==> flow/design.v <==
`default_nettype none
module deserializer #(
    parameter ADDRW   = 24,
    parameter OPCODEW = 2
) (
    input  wire               clk,
    input  wire               rst_n,
    input  wire               spi_clk,
    input  wire               mosi,
    input  wire               cs_n,
    input  wire               aes_ready_in,
    input  wire               sha_ready_in,
    output reg                valid, 
    output reg  [OPCODEW-1:0] opcode,     
    output reg  [ADDRW-1:0]   key_addr,
    output reg  [ADDRW-1:0]   text_addr,
    output reg  [ADDRW-1:0]   dest_addr,
    output reg                valid_out
);
    localparam integer SHIFT_W = 1 + OPCODEW + (3 * ADDRW);
    localparam integer CW = $clog2(SHIFT_W + 1);
    localparam [CW-1:0] CNT_FULL = CW'(SHIFT_W) - 1;
    reg [1:0] r_clk;
    reg [1:0] r_cs_n;
    reg [1:0] r_mosi;    
    always @(posedge clk or negedge rst_n) begin
        if (!rst_n) begin        
            r_clk <= 2'b00;      
            r_cs_n <= 2'b11;     
            r_mosi <= 2'b00;
        end else begin
            r_clk <= {r_clk[0], spi_clk};
            r_cs_n <= {r_cs_n[0], cs_n};
            r_mosi <= {r_mosi[0], mosi};
        end
    end
    wire clk_posedge = (r_clk == 2'b01);   
    reg [CW-1:0] cnt;   
    reg [SHIFT_W-1:0] shift_reg;
    reg busy;   
    always @ (posedge clk or negedge rst_n) begin
        if (!rst_n) begin    
            cnt        <= {CW{1'b0}};
            shift_reg  <= {SHIFT_W{1'b0}};
            busy       <= 1'b0;
            valid      <= 1'b0;
            opcode     <= {OPCODEW{1'b0}};
            key_addr   <= {ADDRW{1'b0}};
            text_addr  <= {ADDRW{1'b0}};
            dest_addr  <= {ADDRW{1'b0}}; 
            valid_out  <= 1'b0;
        end else begin
            valid_out <= 1'b0;   
            if (~r_cs_n[1]) begin                      
                if (clk_posedge && !busy) begin
                    shift_reg <= {shift_reg[SHIFT_W-2:0], r_mosi[1]};
                    if (cnt == CNT_FULL) begin
                        busy <= 1'b1;                  
                        cnt  <= {CW{1'b0}};
                    end else begin
                        cnt <= cnt + 1'b1;             
                    end
                end
            end else begin
                if (!busy) begin
                    cnt       <= {CW{1'b0}};
                    shift_reg <= {SHIFT_W{1'b0}};
                end
            end
            if (shift_reg[3*ADDRW]) begin
                if (busy && sha_ready_in) begin
                    valid     <= shift_reg[SHIFT_W-1];
                    opcode    <= shift_reg[SHIFT_W-2 : 3*ADDRW];
                    key_addr  <= shift_reg[3*ADDRW-1 : 2*ADDRW]; 
                    text_addr <= shift_reg[2*ADDRW-1 : ADDRW];
                    dest_addr <= shift_reg[ADDRW-1 : 0];
                    valid_out <= 1'b1;   
                    busy      <= 1'b0;
                end
            end else begin
                if (busy && aes_ready_in) begin
                    valid     <= shift_reg[SHIFT_W-1];
                    opcode    <= shift_reg[SHIFT_W-2 : 3*ADDRW];
                    key_addr  <= shift_reg[3*ADDRW-1 : 2*ADDRW]; 
                    text_addr <= shift_reg[2*ADDRW-1 : ADDRW];
                    dest_addr <= shift_reg[ADDRW-1 : 0];
                    valid_out <= 1'b1;   
                    busy      <= 1'b0;
                end
            end
        end
    end
endmodule
module req_queue #(
    parameter ADDRW = 24,
    parameter OPCODEW = 2,
    parameter QDEPTH = 16
) (
    input wire clk,
    input wire rst_n,
    input wire valid_in,
    input wire ready_in_aes,
    input wire ready_in_sha,
    input wire [OPCODEW - 1:0] opcode,
    input wire [ADDRW - 1:0] key_addr,
    input wire [ADDRW - 1:0] text_addr,
    input wire [ADDRW - 1:0] dest_addr,
    output wire [3 * ADDRW + OPCODEW - 1:0] instr_aes,
    output wire valid_out_aes,
    output wire ready_out_aes,
    output wire [2 * ADDRW + OPCODEW - 1:0] instr_sha,
    output wire valid_out_sha,
    output wire ready_out_sha
);
    integer j, k;
    localparam integer SHA_INSTRW = 2 * ADDRW + OPCODEW;
    localparam integer AES_INSTRW = 3 * ADDRW + OPCODEW;
    localparam integer IDXW = (QDEPTH <= 1) ? 1 : $clog2(QDEPTH);
    localparam [IDXW - 1:0] LAST_IDX = IDXW'(QDEPTH - 1);
    reg [AES_INSTRW - 1:0] aesQueue [QDEPTH - 1:0];
    reg [IDXW - 1:0] aesReadIdx;
    reg [IDXW - 1:0] aesWriteIdx;
    reg aesFull;
    reg [SHA_INSTRW - 1:0] shaQueue [QDEPTH - 1:0];
    reg [IDXW - 1:0] shaReadIdx;
    reg [IDXW - 1:0] shaWriteIdx;
    reg shaFull;
    assign ready_out_aes = (aesReadIdx != aesWriteIdx || !aesFull) && rst_n;
    assign ready_out_sha = (shaReadIdx != shaWriteIdx || !shaFull) && rst_n;
    assign valid_out_aes = (aesReadIdx != aesWriteIdx || aesFull) && rst_n;
    assign valid_out_sha = (shaReadIdx != shaWriteIdx || shaFull) && rst_n;
    assign instr_aes = aesQueue[aesReadIdx];
    assign instr_sha = shaQueue[shaReadIdx];
    always @(posedge clk or negedge rst_n) begin 
        if (!rst_n) begin
            for (j = 0; j < QDEPTH; j = j + 1) aesQueue[j] <= {AES_INSTRW{1'b0}};
            aesReadIdx <= {IDXW{1'b0}};
            aesWriteIdx <= {IDXW{1'b0}};
            aesFull <= 0;
            for (k = 0; k < QDEPTH; k = k + 1) shaQueue[k] <= {SHA_INSTRW{1'b0}};
            shaReadIdx <= {IDXW{1'b0}};
            shaWriteIdx <= {IDXW{1'b0}};
            shaFull <= 0;
        end else begin
            if (valid_in) begin
                if (ready_out_aes) begin
                    if (opcode[0] == 0) begin
                        aesQueue[aesWriteIdx] <= {opcode, key_addr, text_addr, dest_addr};
                        if (aesWriteIdx == LAST_IDX) begin
                            if (aesReadIdx == {IDXW{1'b0}}) aesFull <= 1;
                            aesWriteIdx <= {IDXW{1'b0}};
                        end else begin
                            if (aesReadIdx == aesWriteIdx + 1) aesFull <= 1;
                            aesWriteIdx <= aesWriteIdx + 1;
                        end
                    end
                end
                if (ready_out_sha) begin
                    if (opcode[0] == 1) begin
                        shaQueue[shaWriteIdx] <= {opcode, text_addr, dest_addr};
                        if (shaWriteIdx == LAST_IDX) begin
                            if (shaReadIdx == {IDXW{1'b0}}) shaFull <= 1;
                            shaWriteIdx <= {IDXW{1'b0}};
                        end else begin
                            if (shaReadIdx == shaWriteIdx + 1) shaFull <= 1;
                            shaWriteIdx <= shaWriteIdx + 1;
                        end
                    end
                end
            end
            if (ready_in_aes && valid_out_aes) begin
                if (aesReadIdx == LAST_IDX) 
                    aesReadIdx <= {IDXW{1'b0}};
                else 
                    aesReadIdx <= aesReadIdx + 1;
                aesFull <= 0;
            end
            if (ready_in_sha && valid_out_sha) begin
                if (shaReadIdx == LAST_IDX) 
                    shaReadIdx <= {IDXW{1'b0}};
                else 
                    shaReadIdx <= shaReadIdx + 1;
                shaFull <= 0;
            end
        end
    end
endmodule
`default_nettype none
module aes_fsm #(
    parameter ADDRW = 24,
    parameter ACCEL_ID = 2'b10
)(
    input  wire              clk,
    input  wire              rst_n,
    input  wire              req_valid,
    input  wire [3*ADDRW+1:0] req_data,
    output reg               ready_req_out,      
    input wire               compq_ready_in,
    output reg [ADDRW-1:0]   compq_data_out,     
    output reg               valid_compq_out,    
    output reg               arb_req,
    input  wire              arb_grant,
    input  wire [2:0]        ack_in,
    output reg [ADDRW+7:0]   data_out
);
    localparam MEM_ID = 2'b00;
    localparam READY        = 4'b0000;
    localparam RDKEY        = 4'b0001;
    localparam WAIT_RDKEY   = 4'b0010;
    localparam RDTEXT       = 4'b0011;
    localparam WAIT_RDTXT   = 4'b0100;
    localparam HASHOP       = 4'b0101;
    localparam WAIT_HASHOP  = 4'b0110;
    localparam MEMWR        = 4'b0111;
    localparam WAIT_MEMWR   = 4'b1000;
    localparam COMPLETE     = 4'b1001;
    reg [3:0] state, next_state;
    reg [3*ADDRW+1:0] r_req_data;
    always @(posedge clk or negedge rst_n) begin
        if (!rst_n)
            state <= READY;
        else
            state <= next_state;
    end
    always @(*) begin
        next_state = state;
        case (state)
            READY: begin
                if (req_valid) next_state = RDKEY;
            end
            RDKEY: begin
                if (arb_grant) next_state = WAIT_RDKEY;
            end
            WAIT_RDKEY: begin
                if (ack_in == {1'b1, MEM_ID}) next_state = RDTEXT;
            end
            RDTEXT: begin
                if (arb_grant) next_state = WAIT_RDTXT;
            end
            WAIT_RDTXT: begin
                if (ack_in == {1'b1, MEM_ID}) next_state = HASHOP;
            end
            HASHOP: begin
                if (arb_grant) next_state = WAIT_HASHOP;
            end
            WAIT_HASHOP: begin
                if (ack_in == {1'b1, ACCEL_ID}) next_state = MEMWR;
            end
            MEMWR: begin
                if (arb_grant) next_state = WAIT_MEMWR;
            end
            WAIT_MEMWR: begin
                if (ack_in == {1'b1, MEM_ID}) next_state = COMPLETE;
            end
            COMPLETE: begin
                if (compq_ready_in) next_state = READY;
            end
            default: next_state = READY;
        endcase
    end
    always @(*) begin
        arb_req = 1'b0;
        ready_req_out = 1'b0;
        valid_compq_out = 1'b0;
        data_out = 'b0;
        compq_data_out = 'b0;
        case (state) 
            READY: begin
                ready_req_out = 1'b1;
            end
            RDKEY: begin
                arb_req = 1'b1;
                data_out = {r_req_data[3*ADDRW-1:2*ADDRW], 2'b00, ACCEL_ID, MEM_ID, 2'b00};
            end
            WAIT_RDKEY: begin
                data_out = {r_req_data[3*ADDRW-1:2*ADDRW], 2'b00, ACCEL_ID, MEM_ID, 2'b00};
            end
            RDTEXT: begin
                arb_req = 1'b1;
                data_out = {r_req_data[2*ADDRW-1:ADDRW], 2'b00, ACCEL_ID, MEM_ID, 2'b01};
            end
            WAIT_RDTXT: begin
                data_out = {r_req_data[2*ADDRW-1:ADDRW], 2'b00, ACCEL_ID, MEM_ID, 2'b01};
            end
            HASHOP: begin
                arb_req = 1'b1;
                data_out = {24'b0, r_req_data[3*ADDRW+1], 1'b0, ACCEL_ID, 4'b0011};
            end
            WAIT_HASHOP: begin
                data_out = {24'b0, r_req_data[3*ADDRW+1], 1'b0, ACCEL_ID, 4'b0011};
            end
            MEMWR: begin
                arb_req = 1'b1;
                data_out = {r_req_data[ADDRW-1:0], 2'b00, MEM_ID, ACCEL_ID, 2'b10};
            end
            WAIT_MEMWR: begin
                data_out = {r_req_data[ADDRW-1:0], 2'b00, MEM_ID, ACCEL_ID, 2'b10};
            end
            COMPLETE: begin
                compq_data_out = {r_req_data[ADDRW-1:0]};
                valid_compq_out = 1'b1;
            end
            default: begin
            end
        endcase
    end
    always @(posedge clk or negedge rst_n) begin
        if (!rst_n) begin
            r_req_data <= '0;
        end else if (req_valid && state == READY) begin
            r_req_data <= req_data;
        end
    end
endmodule
`default_nettype none
module sha_fsm #(
    parameter ADDRW = 24,
    parameter ACCEL_ID = 2'b01
)(
    input  wire              clk,
    input  wire              rst_n,
    input  wire              req_valid,
    input  wire [2*ADDRW+1:0] req_data,
    output reg               ready_req_out,      
    input wire               compq_ready_in,
    output reg [ADDRW-1:0]   compq_data_out,     
    output reg               valid_compq_out,    
    output reg               arb_req,
    input  wire              arb_grant,
    input  wire [2:0]        ack_in,
    output reg [ADDRW+7:0]   data_out
);
    localparam MEM_ID = 2'b00;
    localparam READY        = 4'b0000;
    localparam RDTEXT       = 4'b0001;
    localparam WAIT_RDTXT   = 4'b0010;
    localparam HASHOP       = 4'b0011;
    localparam WAIT_HASHOP  = 4'b0100;
    localparam MEMWR        = 4'b0101;
    localparam WAIT_MEMWR   = 4'b0110;
    localparam COMPLETE     = 4'b0111;
    reg [3:0] state, next_state;
    reg [2*ADDRW+1:0] r_req_data;
    always @(posedge clk or negedge rst_n) begin
        if (!rst_n)
            state <= READY;
        else
            state <= next_state;
    end
    always @(*) begin
        next_state = state;
        case (state)
            READY: begin
                if (req_valid) next_state = RDTEXT;
            end
            RDTEXT: begin
                if (arb_grant) next_state = WAIT_RDTXT;
            end
            WAIT_RDTXT: begin
                if (ack_in == {1'b1, MEM_ID}) next_state = HASHOP;
            end
            HASHOP: begin
                if (arb_grant) next_state = WAIT_HASHOP;
            end
            WAIT_HASHOP: begin
                if (ack_in == {1'b1, ACCEL_ID}) next_state = MEMWR;
            end
            MEMWR: begin
                if (arb_grant) next_state = WAIT_MEMWR;
            end
            WAIT_MEMWR: begin
                if (ack_in == {1'b1, MEM_ID}) next_state = COMPLETE;
            end
            COMPLETE: begin
                if (compq_ready_in) next_state = READY;
            end
            default: next_state = READY;
        endcase
    end
    always @(*) begin
        arb_req = 1'b0;
        ready_req_out = 1'b0;
        valid_compq_out = 1'b0;
        data_out = 'b0;
        compq_data_out = 'b0;
        case (state) 
            READY: begin
                ready_req_out = 1'b1;
            end
            RDTEXT: begin
                arb_req = 1'b1;
                data_out = {r_req_data[2*ADDRW-1:ADDRW], 2'b00, ACCEL_ID, MEM_ID, 2'b01};
            end
            WAIT_RDTXT: begin
                data_out = {r_req_data[2*ADDRW-1:ADDRW], 2'b00, ACCEL_ID, MEM_ID, 2'b01};
            end
            HASHOP: begin
                arb_req = 1'b1;
                data_out = {24'b0, r_req_data[2*ADDRW+1], 1'b0, ACCEL_ID, 4'b0011};
            end
            WAIT_HASHOP: begin
                data_out = {24'b0, r_req_data[2*ADDRW+1], 1'b0, ACCEL_ID, 4'b0011};
            end
            MEMWR: begin
                arb_req = 1'b1;
                data_out = {r_req_data[ADDRW-1:0], 2'b00, MEM_ID, ACCEL_ID, 2'b10};
            end
            WAIT_MEMWR: begin
                data_out = {r_req_data[ADDRW-1:0], 2'b00, MEM_ID, ACCEL_ID, 2'b10};
            end
            COMPLETE: begin
                compq_data_out = {r_req_data[ADDRW-1:0]};
                valid_compq_out = 1'b1;
            end
            default: begin
            end
        endcase
    end
    always @(posedge clk or negedge rst_n) begin
        if (!rst_n) begin
            r_req_data <= '0;
        end else if (req_valid && state == READY) begin
            r_req_data <= req_data;
        end
    end
endmodule
`default_nettype none
module bus_arbiter #(
    parameter ADDRW = 24
    ) (
    input wire clk,
    input wire rst_n,
    input wire sha_req,
    input wire aes_req,
    input wire [ADDRW+7:0] sha_data_in,
    input wire [ADDRW+7:0] aes_data_in,
    input wire bus_ready,
    output reg [7:0] data_out,
    output reg valid_out, 
    output wire aes_grant,
    output wire sha_grant,
    output wire [1:0] curr_mode_top,
    output wire [1:0] counter_top
);
localparam AES = 2'b01;
localparam SHA = 2'b10;
reg last_serviced;  
reg [1:0] curr_mode;  
reg [1:0] counter;
assign curr_mode_top = curr_mode;
assign counter_top = counter;
always @(*) begin
    if (counter == 2'b00) begin
        if (curr_mode == AES) begin
            data_out = aes_data_in[7:0];
            valid_out = 1'b1;
        end else if (curr_mode == SHA) begin
            data_out = sha_data_in[7:0];
            valid_out = 1'b1;
        end else begin
            data_out = 8'b0;  
            valid_out = 1'b0;
        end
    end else if (counter == 2'b01) begin
        if (curr_mode == AES) begin
            data_out = aes_data_in[15:8];
            valid_out = 1'b1;
        end else if (curr_mode == SHA) begin
            data_out = sha_data_in[15:8];
            valid_out = 1'b1;
        end else begin
            data_out = 8'b0;  
            valid_out = 1'b0;
        end
    end else if (counter == 2'b10) begin
        if (curr_mode == AES) begin
            data_out = aes_data_in[23:16];
            valid_out = 1'b1;
        end else if (curr_mode == SHA) begin
            data_out = sha_data_in[23:16];
            valid_out = 1'b1;
        end else begin
            data_out = 8'b0;  
            valid_out = 1'b0;
        end
    end else begin
        if (curr_mode == AES) begin
            data_out = aes_data_in[31:24];
            valid_out = 1'b1;
        end else if (curr_mode == SHA) begin
            data_out = sha_data_in[31:24];
            valid_out = 1'b1;
        end else begin
            data_out = 8'b0;  
            valid_out = 1'b0;
        end
    end
end
always @(posedge clk or negedge rst_n) begin
    if (!rst_n) begin
        last_serviced <= 1'b0;
        curr_mode <= 2'b00;
        counter <= 2'b00;
    end else begin
        if (curr_mode != 2'b00) begin
            if (bus_ready) counter <= counter + 1;
        end else begin
            if (sha_req && aes_req) begin 
                curr_mode <= last_serviced ? 2'b10 : 2'b01;
            end else if (aes_req) begin 
                curr_mode <= 2'b01;
            end else if (sha_req) begin
                curr_mode <= 2'b10;
            end else begin
                curr_mode <= 2'b00;
                counter <= 2'b00;
            end
        end
        if (counter == 2'b11 && bus_ready) begin
            if (curr_mode == AES) curr_mode <= (sha_req) ? SHA : 2'b00;
            else if (curr_mode == SHA) curr_mode <= (aes_req) ? AES : 2'b00;
        end
        if (curr_mode == AES) last_serviced <= 1'b1;
        else if (curr_mode == SHA) last_serviced <= 1'b0;
    end
end
assign aes_grant = (curr_mode == AES);
assign sha_grant = (curr_mode == SHA);
endmodule
module comp_queue #(
    parameter ADDRW  = 24,
    parameter QDEPTH = 32
)(
    input  wire clk,
    input  wire rst_n,
    input  wire                 valid_in_aes,
    input  wire                 valid_in_sha,
    input  wire [ADDRW-1:0]     dest_addr_aes,
    input  wire [ADDRW-1:0]     dest_addr_sha,
    output reg                  ready_out_aes,
    output reg                  ready_out_sha,
    output reg [ADDRW-1:0]      data_out,
    output reg                  valid_out,
    input  wire                 ready_in
);
    reg [ADDRW-1:0] mem [0:QDEPTH-1];
    localparam integer IDXW = (QDEPTH <= 1) ? 1 : $clog2(QDEPTH);
    localparam integer COUNTW = (QDEPTH <= 1) ? 1 : $clog2(QDEPTH + 1);
    localparam [IDXW-1:0] LAST_IDX = IDXW'(QDEPTH - 1);
    localparam [COUNTW-1:0] COUNT_MAX = QDEPTH;
    function [IDXW-1:0] increment_ptr;
        input [IDXW-1:0] val;
        increment_ptr = (val == LAST_IDX) ? {IDXW{1'b0}} : val + 1'b1;
    endfunction
    reg [IDXW-1:0] head, tail;
    reg [COUNTW-1:0] count;
    wire full  = (count == COUNT_MAX);
    wire empty = (count == {COUNTW{1'b0}});  
    reg rr_select;
    wire both_valid = valid_in_aes && valid_in_sha;
    wire aes_sel = (both_valid && !rr_select) || (valid_in_aes && !valid_in_sha);
    wire sha_sel = (both_valid && rr_select)  || (valid_in_sha && !valid_in_aes);
    wire enq_valid = (aes_sel && valid_in_aes) || (sha_sel && valid_in_sha);
    wire [ADDRW-1:0] enq_data =
        aes_sel ? dest_addr_aes :
        sha_sel ? dest_addr_sha :
        {ADDRW{1'b0}};
    wire enq_ready = !full;
    always @(*) begin
        ready_out_aes = !full && aes_sel;
        ready_out_sha = !full && sha_sel;
    end
    wire do_enq = enq_valid && enq_ready;
    wire do_deq = valid_out && ready_in;
    always @(posedge clk or negedge rst_n) begin
        if (!rst_n) begin
            head <= {IDXW{1'b0}};
            tail <= {IDXW{1'b0}};
            count <= {COUNTW{1'b0}};
            rr_select <= 0;
            valid_out <= 0;
            data_out <= 0;
        end else begin
            if (do_enq) begin
                mem[tail] <= enq_data;
                tail <= increment_ptr(tail);
            end
            if (both_valid)
                rr_select <= ~rr_select;
            if (!empty && !valid_out) begin
                data_out <= mem[head];
                valid_out <= 1;
            end
            if (do_deq) begin
                head <= increment_ptr(head);
                valid_out <= 0;
            end
            if (do_enq && do_deq)
                count <= count;
            else if (do_enq)
                count <= count + 1;
            else if (do_deq)
                count <= count - 1;
        end
    end
endmodule
module serializer #(
    parameter ADDRW = 24
) (
    input wire clk,
    input wire rst_n,       
    input wire n_cs,         
    input wire spi_clk,
    input wire valid_in,
    input wire [ADDRW-1:0]      addr,
    output reg  miso,
    output wire ready_out,
    output reg  err           
);
    localparam integer SHIFT_W  = ADDRW + 1;  
    localparam integer CW = (SHIFT_W <= 1) ? 1 : $clog2(SHIFT_W + 1);
    localparam [CW-1:0] CNT_INIT = CW'(SHIFT_W - 1);
    reg [CW-1:0] cnt;                                
    reg [SHIFT_W-1:0] PISOreg;                       
    reg [1:0] clkstat;                               
    wire negedgeSPI = (clkstat == 2'b10);            
    reg [1:0] sync_n_cs;                        
    reg [1:0] hist;                             
    reg valid_ncs;                              
    reg idle;                                   
    assign ready_out = idle && ~valid_ncs && negedgeSPI;
    always @(posedge clk or negedge rst_n) begin 
        if (!rst_n) begin
            clkstat <=0;
        end else begin
            clkstat <= {clkstat[0], spi_clk};
        end
    end
    always @(posedge clk or negedge rst_n) begin
        if (!rst_n) begin
            sync_n_cs <= 2'b11;                      
        end else begin
            sync_n_cs <= {sync_n_cs[0], n_cs};       
        end
    end
    always@(posedge clk or negedge rst_n) begin 
        if (!rst_n) begin  
            hist            <= 2'b11;
            valid_ncs       <= 1'b1;                       
        end else begin
            if (negedgeSPI) begin
                hist <= {hist[0], sync_n_cs[1]};           
                if (hist[1] == hist[0]) begin
                    valid_ncs <= hist[1]; 
                end
            end
        end
    end
    always @(posedge clk or negedge rst_n) begin
        if (!rst_n) begin 
            idle        <= 1;
            cnt         <= CNT_INIT;
            PISOreg     <= 0;
            miso        <= 1'b0;
            err         <= 1'b0;
        end
        else if (~valid_ncs) begin
            if (valid_in && idle && negedgeSPI) begin
                PISOreg     <= {1'b1 , addr};
                idle        <= 0;
                cnt         <= CNT_INIT;
                miso        <= 1'b1;
            end else if (negedgeSPI && !idle) begin
                miso        <= PISOreg[SHIFT_W-1];
                PISOreg     <= {PISOreg[SHIFT_W-2:0], 1'b0};
                if (cnt != 1) begin
                    cnt <= cnt - 1;
                end else begin 
                    idle <= 1;
                end
            end
        end else if (valid_ncs && !idle) begin  
            err         <= 1'b1;
            idle        <= 1;
            cnt         <= CNT_INIT;
            PISOreg     <= 0;
            miso        <= 1'b0;
        end else begin
            err <= 1'b0;
        end
    end
endmodule
`default_nettype none
module tt_um_control_top #(
  parameter ADDRW = 24,
  parameter OPCODEW = 2,
  parameter REQ_QDEPTH = 4,
  parameter COMP_QDEPTH = 4
  ) (
    input  wire       ena,       
    input  wire       clk,       
    input  wire       rst_n,     
    input  wire [7:0] ui_in, 
    output wire [7:0] uo_out, 
    input  wire [7:0] uio_in,     
    output wire [7:0] uio_out, 
    output wire [7:0] uio_oe      
);
  wire [7:0] in_bus = ui_in | uio_in;
  wire mosi = in_bus[0];
  wire spi_clk = in_bus[1];
  wire cs_n = in_bus[2];
  wire bus_ready = in_bus[3];
  wire [2:0] ack_in = in_bus[6:4];   
  wire miso;
  wire [7:0] data_bus_out;
  wire data_bus_valid;
  wire [7:0] out_bus;
  assign out_bus[0] = miso;
  assign out_bus[6:1] = data_bus_out[6:1];
  assign out_bus[7] = data_bus_valid;
  assign uio_out = out_bus;
  assign uo_out = out_bus;
  assign uio_oe = 8'b0 & {8{&{1'b0, ena, in_bus[7], data_bus_out[7], data_bus_out[0], 
                              valid, serializer_err, curr_mode_top, counter_top}}};
  localparam AES_INSTRW = 3*ADDRW + OPCODEW;
  localparam SHA_INSTRW = 2*ADDRW + OPCODEW;
  wire valid;
  wire [OPCODEW-1:0] opcode;
  wire [ADDRW-1:0] key_addr;
  wire [ADDRW-1:0] text_addr;
  wire [ADDRW-1:0] dest_addr;
  wire req_q_valid;
  deserializer #(.ADDRW(ADDRW), .OPCODEW(OPCODEW)) 
  deserializer_inst(.clk(clk), .rst_n(rst_n), .spi_clk(spi_clk), .mosi(mosi), .cs_n(cs_n), 
                    .aes_ready_in(aes_queue_ready), .sha_ready_in(sha_queue_ready), 
                    .valid(valid), .opcode(opcode), .key_addr(key_addr), .text_addr(text_addr), 
                    .dest_addr(dest_addr), .valid_out(req_q_valid));
  wire aes_fsm_ready, sha_fsm_ready;
  wire [AES_INSTRW-1:0] instr_aes;
  wire [SHA_INSTRW-1:0] instr_sha;
  wire valid_out_aes, valid_out_sha;
  wire aes_queue_ready, sha_queue_ready;
  req_queue #(.ADDRW(ADDRW), .OPCODEW(OPCODEW), .QDEPTH(REQ_QDEPTH)) 
  req_queue_inst(.clk(clk), .rst_n(rst_n), .valid_in(req_q_valid), .ready_in_aes(aes_fsm_ready), 
                 .ready_in_sha(sha_fsm_ready), .opcode(opcode), .key_addr(key_addr), .text_addr(text_addr), 
                 .dest_addr(dest_addr), .instr_aes(instr_aes), .valid_out_aes(valid_out_aes), 
                 .ready_out_aes(aes_queue_ready), .instr_sha(instr_sha), .valid_out_sha(valid_out_sha), 
                 .ready_out_sha(sha_queue_ready));
  wire compq_ready_aes, compq_ready_sha;
  wire [ADDRW-1:0] compq_aes_data, compq_sha_data;
  wire compq_aes_valid, compq_sha_valid;
  aes_fsm #(.ADDRW(ADDRW)) aes_fsm_inst (.clk(clk), .rst_n(rst_n), .req_valid(valid_out_aes), 
                                         .req_data(instr_aes), .ready_req_out(aes_fsm_ready), 
                                         .compq_ready_in(compq_ready_aes), .compq_data_out(compq_aes_data), 
                                         .valid_compq_out(compq_aes_valid), .arb_req(aes_arb_req), 
                                         .arb_grant(aes_arb_grant), .ack_in(ack_in), .data_out(aes_fsm_data));
  sha_fsm #(.ADDRW(ADDRW)) sha_fsm_inst (.clk(clk), .rst_n(rst_n), .req_valid(valid_out_sha), .req_data(instr_sha), 
                                         .ready_req_out(sha_fsm_ready), .compq_ready_in(compq_ready_sha), 
                                         .compq_data_out(compq_sha_data), .valid_compq_out(compq_sha_valid), 
                                         .arb_req(sha_arb_req), .arb_grant(sha_arb_grant), .ack_in(ack_in), 
                                         .data_out(sha_fsm_data));
  wire aes_arb_req, sha_arb_req;
  wire [ADDRW+7:0] aes_fsm_data, sha_fsm_data;
  wire aes_arb_grant, sha_arb_grant;
  wire [1:0] curr_mode_top;
  wire [1:0] counter_top;
  bus_arbiter #(.ADDRW(ADDRW)) 
  bus_arbiter_inst (.clk(clk), .rst_n(rst_n), .sha_req(sha_arb_req), .aes_req(aes_arb_req), .sha_data_in(sha_fsm_data), 
                    .aes_data_in(aes_fsm_data), .bus_ready(bus_ready), .data_out(data_bus_out), .valid_out(data_bus_valid), 
                    .aes_grant(aes_arb_grant), .sha_grant(sha_arb_grant), .curr_mode_top(curr_mode_top), .counter_top(counter_top));
  wire [ADDRW-1:0] compq_data;
  wire compq_valid_out;
  wire compq_ready_in;
  comp_queue #(.ADDRW(ADDRW), .QDEPTH(COMP_QDEPTH)) 
  comp_queue_inst (.clk(clk), .rst_n(rst_n), .valid_in_aes(compq_aes_valid), .valid_in_sha(compq_sha_valid), 
                   .dest_addr_aes(compq_aes_data), .dest_addr_sha(compq_sha_data), .ready_out_aes(compq_ready_aes), 
                   .ready_out_sha(compq_ready_sha), .data_out(compq_data), .valid_out(compq_valid_out), .ready_in(compq_ready_in));
  wire serializer_err;
  serializer #(.ADDRW(ADDRW)) 
  serializer_inst(.clk(clk), .rst_n(rst_n), .n_cs(cs_n), .spi_clk(spi_clk), .valid_in(compq_valid_out), .addr(compq_data), 
                  .miso(miso), .ready_out(compq_ready_in), .err(serializer_err));
endmodule
Appendix: tool output

## From RTL to reports: tt_um_control_top

Each step is given for the RTL above and for the edited RTL.
"unedited" refers to lines of the RTL above, "edited" to lines of the edited file.
"difference": "edited" minus "unedited" as printed here. "relative change": 100 x difference / "unedited".
Cell names lack the library's common part.
Not given: n/a

| inputs | value |
|---|---|
| top module | tt_um_control_top |
| clock port | clk |
| cell library | sky130hd |
| timing corner | tt_025C_1v80 |

## The edit

Unified diff, file above to edited file.
The edit is scripted: it alters the design's behaviour and was not made to optimise anything.

```diff
@@ -436,5 +436,5 @@
     input wire [ADDRW+7:0] aes_data_in,
     input wire bus_ready,
-    output reg [7:0] data_out,
+    output reg [5:0] data_out,
     output reg valid_out, 
     output wire aes_grant,
```

## Word-level counts

Source: Yosys, flattened and elaborated. Widths are those after wreduce. Registers that Yosys merges into a memory's read port (data or address) are not register bits. Print and check cells do not count. Equal cells are merged and count once.

Bit counts:

| item | unedited | edited | difference | relative change (%) |
|---|---|---|---|---|
| register bits | 970 | 970 | 0 | 0.00 |
| input bits | 19 | 19 | 0 | 0.00 |
| output and inout bits | 24 | 24 | 0 | 0.00 |
| word-level cells | 389 | 389 | 0 | 0.00 |

Cells by class:

| item | unedited | edited | difference | relative change (%) |
|---|---|---|---|---|
| add/subtract/negate cells | 11 | 11 | 0 | 0.00 |
| eq/ne operators | 81 | 81 | 0 | 0.00 |
| mux-type cells | 133 | 133 | 0 | 0.00 |
| bitwise gates (word level) | 5 | 5 | 0 | 0.00 |
| reductions and logical operators | 109 | 109 | 0 | 0.00 |

Operators with widths:

| cell | unedited | edited | difference | relative change (%) |
|---|---|---|---|---|
| 2-to-1 mux 7 bit | 15 | 4 | -11 | -73.33 |
| 2-to-1 mux 6 bit | 0 | 11 | +11 | n/a |
| parallel mux 31 bit (select 3 bit) | 1 | 0 | -1 | -100.00 |
| parallel mux 31 bit (select 4 bit) | 1 | 0 | -1 | -100.00 |
| parallel mux 30 bit (select 3 bit) | 0 | 1 | +1 | n/a |
| parallel mux 30 bit (select 4 bit) | 0 | 1 | +1 | n/a |

Operator kinds equal on both sides are left out: 54.

## Depth

Yosys ltp: most cells in a row. Word level: on the elaborated netlist, between registers, memories and ports. Mapped: between sequential cells and ports; inverters and the memories' decode and read muxes count.

Logic depth:

| item | unedited | edited | difference | relative change (%) |
|---|---|---|---|---|
| depth in word-level cells | 11 | 11 | 0 | 0.00 |
| ABC_AREA | 0 | 0 | n/a | n/a |
| mapped depth | 9 | 9 | 0 | 0.00 |

## Synthesis result

Yosys stat after the flow's synthesis: flattened, memories mapped to cells. It holds for the ABC_AREA given above (unset counts as 0); a run with the other value may have another netlist.

Mapped netlist:

| item | unedited | edited | difference | relative change (%) |
|---|---|---|---|---|
| standard cells after synthesis | 2784 | 2655 | -129 | -4.63 |
| mapped area (µm²) | 35853.1 | 33927.5 | -1925.6 | -5.37 |
| area of sequential cells (µm²) | 21913.5 | 20637.3 | -1276.2 | -5.82 |
| mapped flip-flops | 856 | 805 | -51 | -5.96 |
| buffer cells | 222 | 209 | -13 | -5.86 |

Cells by type:

| cell | unedited | edited | difference | relative change (%) |
|---|---|---|---|---|
| mux2_1 | 184 | 0 | -184 | -100.00 |
| mux2_2 | 293 | 400 | +107 | +36.52 |
| o21ai_0 | 180 | 242 | +62 | +34.44 |
| dfrtp_1 | 750 | 699 | -51 | -6.80 |
| mux2_4 | 0 | 30 | +30 | n/a |
| nand3_1 | 31 | 8 | -23 | -74.19 |
| a222oi_1 | 139 | 117 | -22 | -15.83 |
| nand2_1 | 236 | 219 | -17 | -7.20 |
| a21oi_1 | 144 | 129 | -15 | -10.42 |
| nor2_1 | 155 | 143 | -12 | -7.74 |
| buf_6 | 16 | 6 | -10 | -62.50 |
| a22oi_1 | 11 | 1 | -10 | -90.91 |
| nand4_1 | 1 | 11 | +10 | +1000.00 |
| o211ai_1 | 11 | 2 | -9 | -81.82 |
| a21o_1 | 10 | 2 | -8 | -80.00 |
| buf_1 | 6 | 13 | +7 | +116.67 |
| buf_4 | 46 | 40 | -6 | -13.04 |
| a221oi_1 | 2 | 8 | +6 | +300.00 |

Cell types equal on both sides are left out: 14.
Not every row of either side is listed.
By module: a second synthesis without flattening, with its own total; a netlist apart from the flattened one above.

Unflattened totals:

| item | unedited | edited | difference | relative change (%) |
|---|---|---|---|---|
| cell total of the unflattened synthesis | 3173 | 3154 | -19 | -0.60 |
| area total of the unflattened synthesis (µm²) | 43994.7 | 43837.0 | -157.7 | -0.36 |

Rows give one instance, submodules left out.

Modules, unedited:

| module | instances | cells | area (µm²) |
|---|---|---|---|
| req_queue | 1 | 1551 | 22880.7 |
| deserializer | 1 | 387 | 6198.4 |
| comp_queue | 1 | 406 | 5232.5 |
| aes_fsm #(ADDRW=24) | 1 | 334 | 4106.4 |
| sha_fsm #(ADDRW=24) | 1 | 197 | 2622.5 |
| serializer #(ADDRW=24) | 1 | 151 | 1750.4 |
| bus_arbiter #(ADDRW=24) | 1 | 121 | 1021.0 |
| tt_um_control_top | 1 | 26 | 182.7 |

Modules, edited:

| module | instances | cells | area (µm²) |
|---|---|---|---|
| req_queue | 1 | 1551 | 22880.7 |
| deserializer | 1 | 387 | 6198.4 |
| comp_queue | 1 | 406 | 5232.5 |
| aes_fsm #(ADDRW=24) | 1 | 334 | 4106.4 |
| sha_fsm #(ADDRW=24) | 1 | 197 | 2622.5 |
| serializer #(ADDRW=24) | 1 | 151 | 1750.4 |
| bus_arbiter #(ADDRW=24) | 1 | 101 | 855.8 |
| tt_um_control_top | 1 | 27 | 190.2 |

## Path before layout

Path of least setup slack by OpenSTA after synthesis, without wires, with an ideal clock, recovery checks aside; 20% of the period is set as input and as output delay. Where synthesis merged equal registers, the netlist keeps one of their names.

Timing after synthesis:

| item | unedited | edited | difference | relative change (%) |
|---|---|---|---|---|
| kind | register to output | register to output | n/a | n/a |
| start point | reg bus_arbiter_inst.counter[0] | reg bus_arbiter_inst.curr_mode[1] | n/a | n/a |
| end point | out uo_out[2] | out uo_out[5] | n/a | n/a |
| clock period (ns) | 10.0 | 10.0 | 0.0 | 0.00 |
| external output delay (ns) | 2.000 | 2.000 | 0.000 | 0.00 |
| time at the first pin (ns) | 0.000 | 0.000 | 0.000 | n/a |
| arrival (ns) | 1.938 | 2.021 | +0.083 | +4.28 |
| data required time (ns) | 8.000 | 8.000 | 0.000 | 0.00 |
| path slack (ns) | 6.062 | 5.979 | -0.083 | n/a |
| path delay (ns) | 1.938 | 2.021 | +0.083 | +4.28 |
| stages on the path | 9 | 10 | +1 | +11.11 |
| path buffers | 2 | 3 | +1 | +50.00 |
| period reached after synthesis (ns) | 3.938 | 4.021 | +0.083 | +2.11 |

"path delay" is the arrival time less input delay plus setup time.
At an output port there is no setup time.
"stages on the path" counts driving pins, that of a launching flip-flop among them; a cell with two outputs on the path counts twice.
"period reached after synthesis" = period - worst setup slack (recovery checks aside). The figure is calculated, with input and output delays left at 20% of the set period.
Between the ends stands the longest chain of elaborated cells between them, by number of cells; it is not shown to be the way that was timed. Of several equally long chains one is given.
A line is the first line of the expression or statement that the cell stems from. Yosys adds cells for indexed reads and writes and turns some case tables into memories.
A register here has more assigning lines than the two given.

| between the ends, after synthesis, unedited | value |
|---|---|
| cells stage by stage | dfrtp_1 -> inv_1 -> ha_1 -> clkbuf_1 -> or3_1 -> o22a_1 -> o211ai_1 -> o2bb2ai_1 -> buf_4 |
| cells in the longest elaborated chain | 4 |
| elaborated cells on any way between the ends | 6 |

Ends and longest elaborated chain, after synthesis, unedited:

| item | RTL line | RTL |
|---|---|---|
| start, declared | 449 | `reg [1:0] counter;` |
| start, assigned | 503 | `counter <= 2'b00;` |
| start, assigned | 506 | `if (bus_ready) counter <= counter + 1;` |
| equality test 2 bit | 475 | `end else if (counter == 2'b10) begin` |
| 2-to-1 mux 7 bit | 475 |  |
| 2-to-1 mux 7 bit | 464 | `end else if (counter == 2'b01) begin` |
| 2-to-1 mux 7 bit | 453 | `if (counter == 2'b00) begin` |
| end, declared | 704 | `output wire [7:0] uo_out,` |

Some nets on the timed path still bear RTL names; the line given drives or declares the net.

Nets with RTL names, path after synthesis, unedited:

| net | RTL line |
|---|---|
| uio_out[2] | 453 |

| between the ends, after synthesis, edited | value |
|---|---|
| cells stage by stage | dfrtp_1 -> inv_1 -> ha_1 -> clkbuf_1 -> inv_1 -> clkbuf_1 -> a311oi_1 -> nor2_1 -> o21ai_0 -> buf_4 |
| elaborated cells on any way between the ends | 13 |

Ends and longest elaborated chain, after synthesis, edited:

| item | RTL line | RTL |
|---|---|---|
| start, declared | 448 | `reg [1:0] curr_mode;` |
| start, assigned | 509 | `curr_mode <= last_serviced ? 2'b10 : 2'b01;` |
| start, assigned | 520 | `if (curr_mode == AES) curr_mode <= (sha_req) ? SHA : 2'b00;` |
| end, declared | 704 | `output wire [7:0] uo_out,` |

edited: No chain of elaborated cells between the ends is given.

Nets with RTL names, path after synthesis, edited:

| net | RTL line | RTL |
|---|---|---|
| aes_arb_grant | 527 | `assign aes_grant = (curr_mode == AES);` |
| uio_out[5] | 453 | `if (counter == 2'b00) begin` |

## Worst path after layout

From the final timing report of the runs of pair A: the path of least setup slack in the routed layout; clock arrival at registers is part of the times.

Timing after layout:

| item | unedited | edited | difference | relative change (%) |
|---|---|---|---|---|
| kind | register to output | register to output | n/a | n/a |
| start point | reg bus_arbiter_inst.curr_mode[1] | reg bus_arbiter_inst.counter[0] | n/a | n/a |
| end point | out uo_out[3] | out uio_out[1] | n/a | n/a |
| clock period (ns) | 5.86 | 5.86 | 0.00 | 0.00 |
| external output delay (ns) | 1.17 | 1.17 | 0.00 | 0.00 |
| time at the first pin (ns) | 0.65 | 0.62 | -0.03 | -4.62 |
| arrival (ns) | 3.80 | 3.48 | -0.32 | -8.42 |
| data required time (ns) | 4.69 | 4.69 | 0.00 | 0.00 |
| path slack (ns) | 0.88 | 1.21 | +0.33 | n/a |
| stages on the path | 9 | 8 | -1 | -11.11 |
| path buffers | 1 | 1 | 0 | 0.00 |

Between the ends stands the longest chain of elaborated cells between them, by number of cells; it is not shown to be the way that was timed. Of several equally long chains one is given.
A register here has more assigning lines than the two given.

| between the ends, after layout, unedited | value |
|---|---|
| cells stage by stage | dfrtp_1 -> inv_1 -> ha_1 -> inv_1 -> a21o_1 -> o211ai_1 -> o211ai_1 -> a32o_1 -> clkdlybuf4s50_1 |
| elaborated cells on any way between the ends | 13 |

Ends and longest elaborated chain, after layout, unedited:

| item | RTL line | RTL |
|---|---|---|
| start, declared | 448 | `reg [1:0] curr_mode;` |
| start, assigned | 509 | `curr_mode <= last_serviced ? 2'b10 : 2'b01;` |
| start, assigned | 520 | `if (curr_mode == AES) curr_mode <= (sha_req) ? SHA : 2'b00;` |
| end, declared | 704 | `output wire [7:0] uo_out,` |

unedited: No chain of elaborated cells between the ends is given.
Some nets on the timed path still bear RTL names; the line given drives or declares the net.

Nets with RTL names, path after layout, unedited:

| net | RTL line | RTL |
|---|---|---|
| aes_arb_grant | 527 | `assign aes_grant = (curr_mode == AES);` |

| between the ends, after layout, edited | value |
|---|---|
| cells stage by stage | dfrtp_1 -> inv_1 -> ha_1 -> clkinv_1 -> nand4_1 -> a22oi_1 -> o221ai_1 -> clkdlybuf4s50_1 |
| cells in the longest elaborated chain | 4 |
| elaborated cells on any way between the ends | 6 |

Ends and longest elaborated chain, after layout, edited:

| item | RTL line | RTL |
|---|---|---|
| start, declared | 449 | `reg [1:0] counter;` |
| start, assigned | 503 | `counter <= 2'b00;` |
| start, assigned | 506 | `if (bus_ready) counter <= counter + 1;` |
| equality test 2 bit | 475 | `end else if (counter == 2'b10) begin` |
| 2-to-1 mux 6 bit | 475 |  |
| 2-to-1 mux 6 bit | 464 | `end else if (counter == 2'b01) begin` |
| 2-to-1 mux 6 bit | 453 | `if (counter == 2'b00) begin` |
| end, declared | 706 | `output wire [7:0] uio_out,` |

## Layout results

Both versions went through the flow (Yosys, OpenROAD) with the same settings in each pair. Constraints: input delay and output delay 20% of the set period each, output load 0.01 pF.

| settings, pair A | value |
|---|---|
| period_ns | 5.86 |
| CAP_MARGIN | 20 |
| CORE_MARGIN | 2 |
| CORE_UTILIZATION | 40 |
| SLEW_MARGIN | 20 |

Results, pair A:

| item | unedited | edited | difference | relative change (%) |
|---|---|---|---|---|
| chip area after synthesis (Yosys) (µm²) | 35853.1 | 33927.5 | -1925.6 | -5.37 |
| area inside the die boundary (µm²) | 92042.5 | 87163.7 | -4878.8 | -5.30 |
| standard-cell area after layout (µm²) | 39819.4 | 37936.4 | -1883.0 | -4.73 |
| utilization after routing (%) | 44.9 | 45.3 | +0.4 | n/a |
| setup slack of the critical path (ns) | 0.884 | 1.211 | +0.327 | n/a |
| total negative slack on setup checks (ns) | 0.000 | 0.000 | 0.000 | n/a |
| worst hold slack in the final report (ns) | 0.355 | 0.357 | +0.002 | n/a |
| power consumption (W) | 0.015332 | 0.01475 | -0.000582 | -3.80 |
| achieved clock period (ns) | 4.976 | 4.649 | -0.327 | -6.57 |

| settings, pair B | value |
|---|---|
| ABC_AREA | 0 |
| CAP_MARGIN | 10 |
| CELL_PAD_IN_SITES_GLOBAL_PLACEMENT | 2 |
| CORE_ASPECT_RATIO | 1.22 |
| CORE_UTILIZATION | 33 |
| CTS_CLUSTER_DIAMETER | 289 |
| CTS_CLUSTER_SIZE | 30 |
| PLACE_DENSITY_LB_ADDON | 0.19 |
| period_ns | 5.33 |
| CORE_MARGIN | 2 |
| SLEW_MARGIN | 20 |

Results, pair B:

| item | unedited | edited | difference | relative change (%) |
|---|---|---|---|---|
| chip area after synthesis (Yosys) (µm²) | 35853.1 | 33927.5 | -1925.6 | -5.37 |
| area inside the die boundary (µm²) | 111312.0 | 105405.0 | -5907.0 | -5.31 |
| standard-cell area after layout (µm²) | 38386.8 | 36303.6 | -2083.2 | -5.43 |
| utilization after routing (%) | 35.6 | 35.7 | +0.1 | n/a |
| setup slack of the critical path (ns) | 0.637 | 0.505 | -0.132 | n/a |
| total negative slack on setup checks (ns) | 0.000 | 0.000 | 0.000 | n/a |
| power consumption (W) | 0.014351 | 0.013347 | -0.001004 | -7.00 |
| achieved clock period (ns) | 4.693 | 4.825 | +0.132 | +2.81 |

By "achieved clock period" is meant the clock period of the run minus its worst setup slack. This is arithmetic on one report: input and output delays are still those of the set period (20% each).
"power consumption": no workload was simulated; the value follows from the tool's default switching activity.
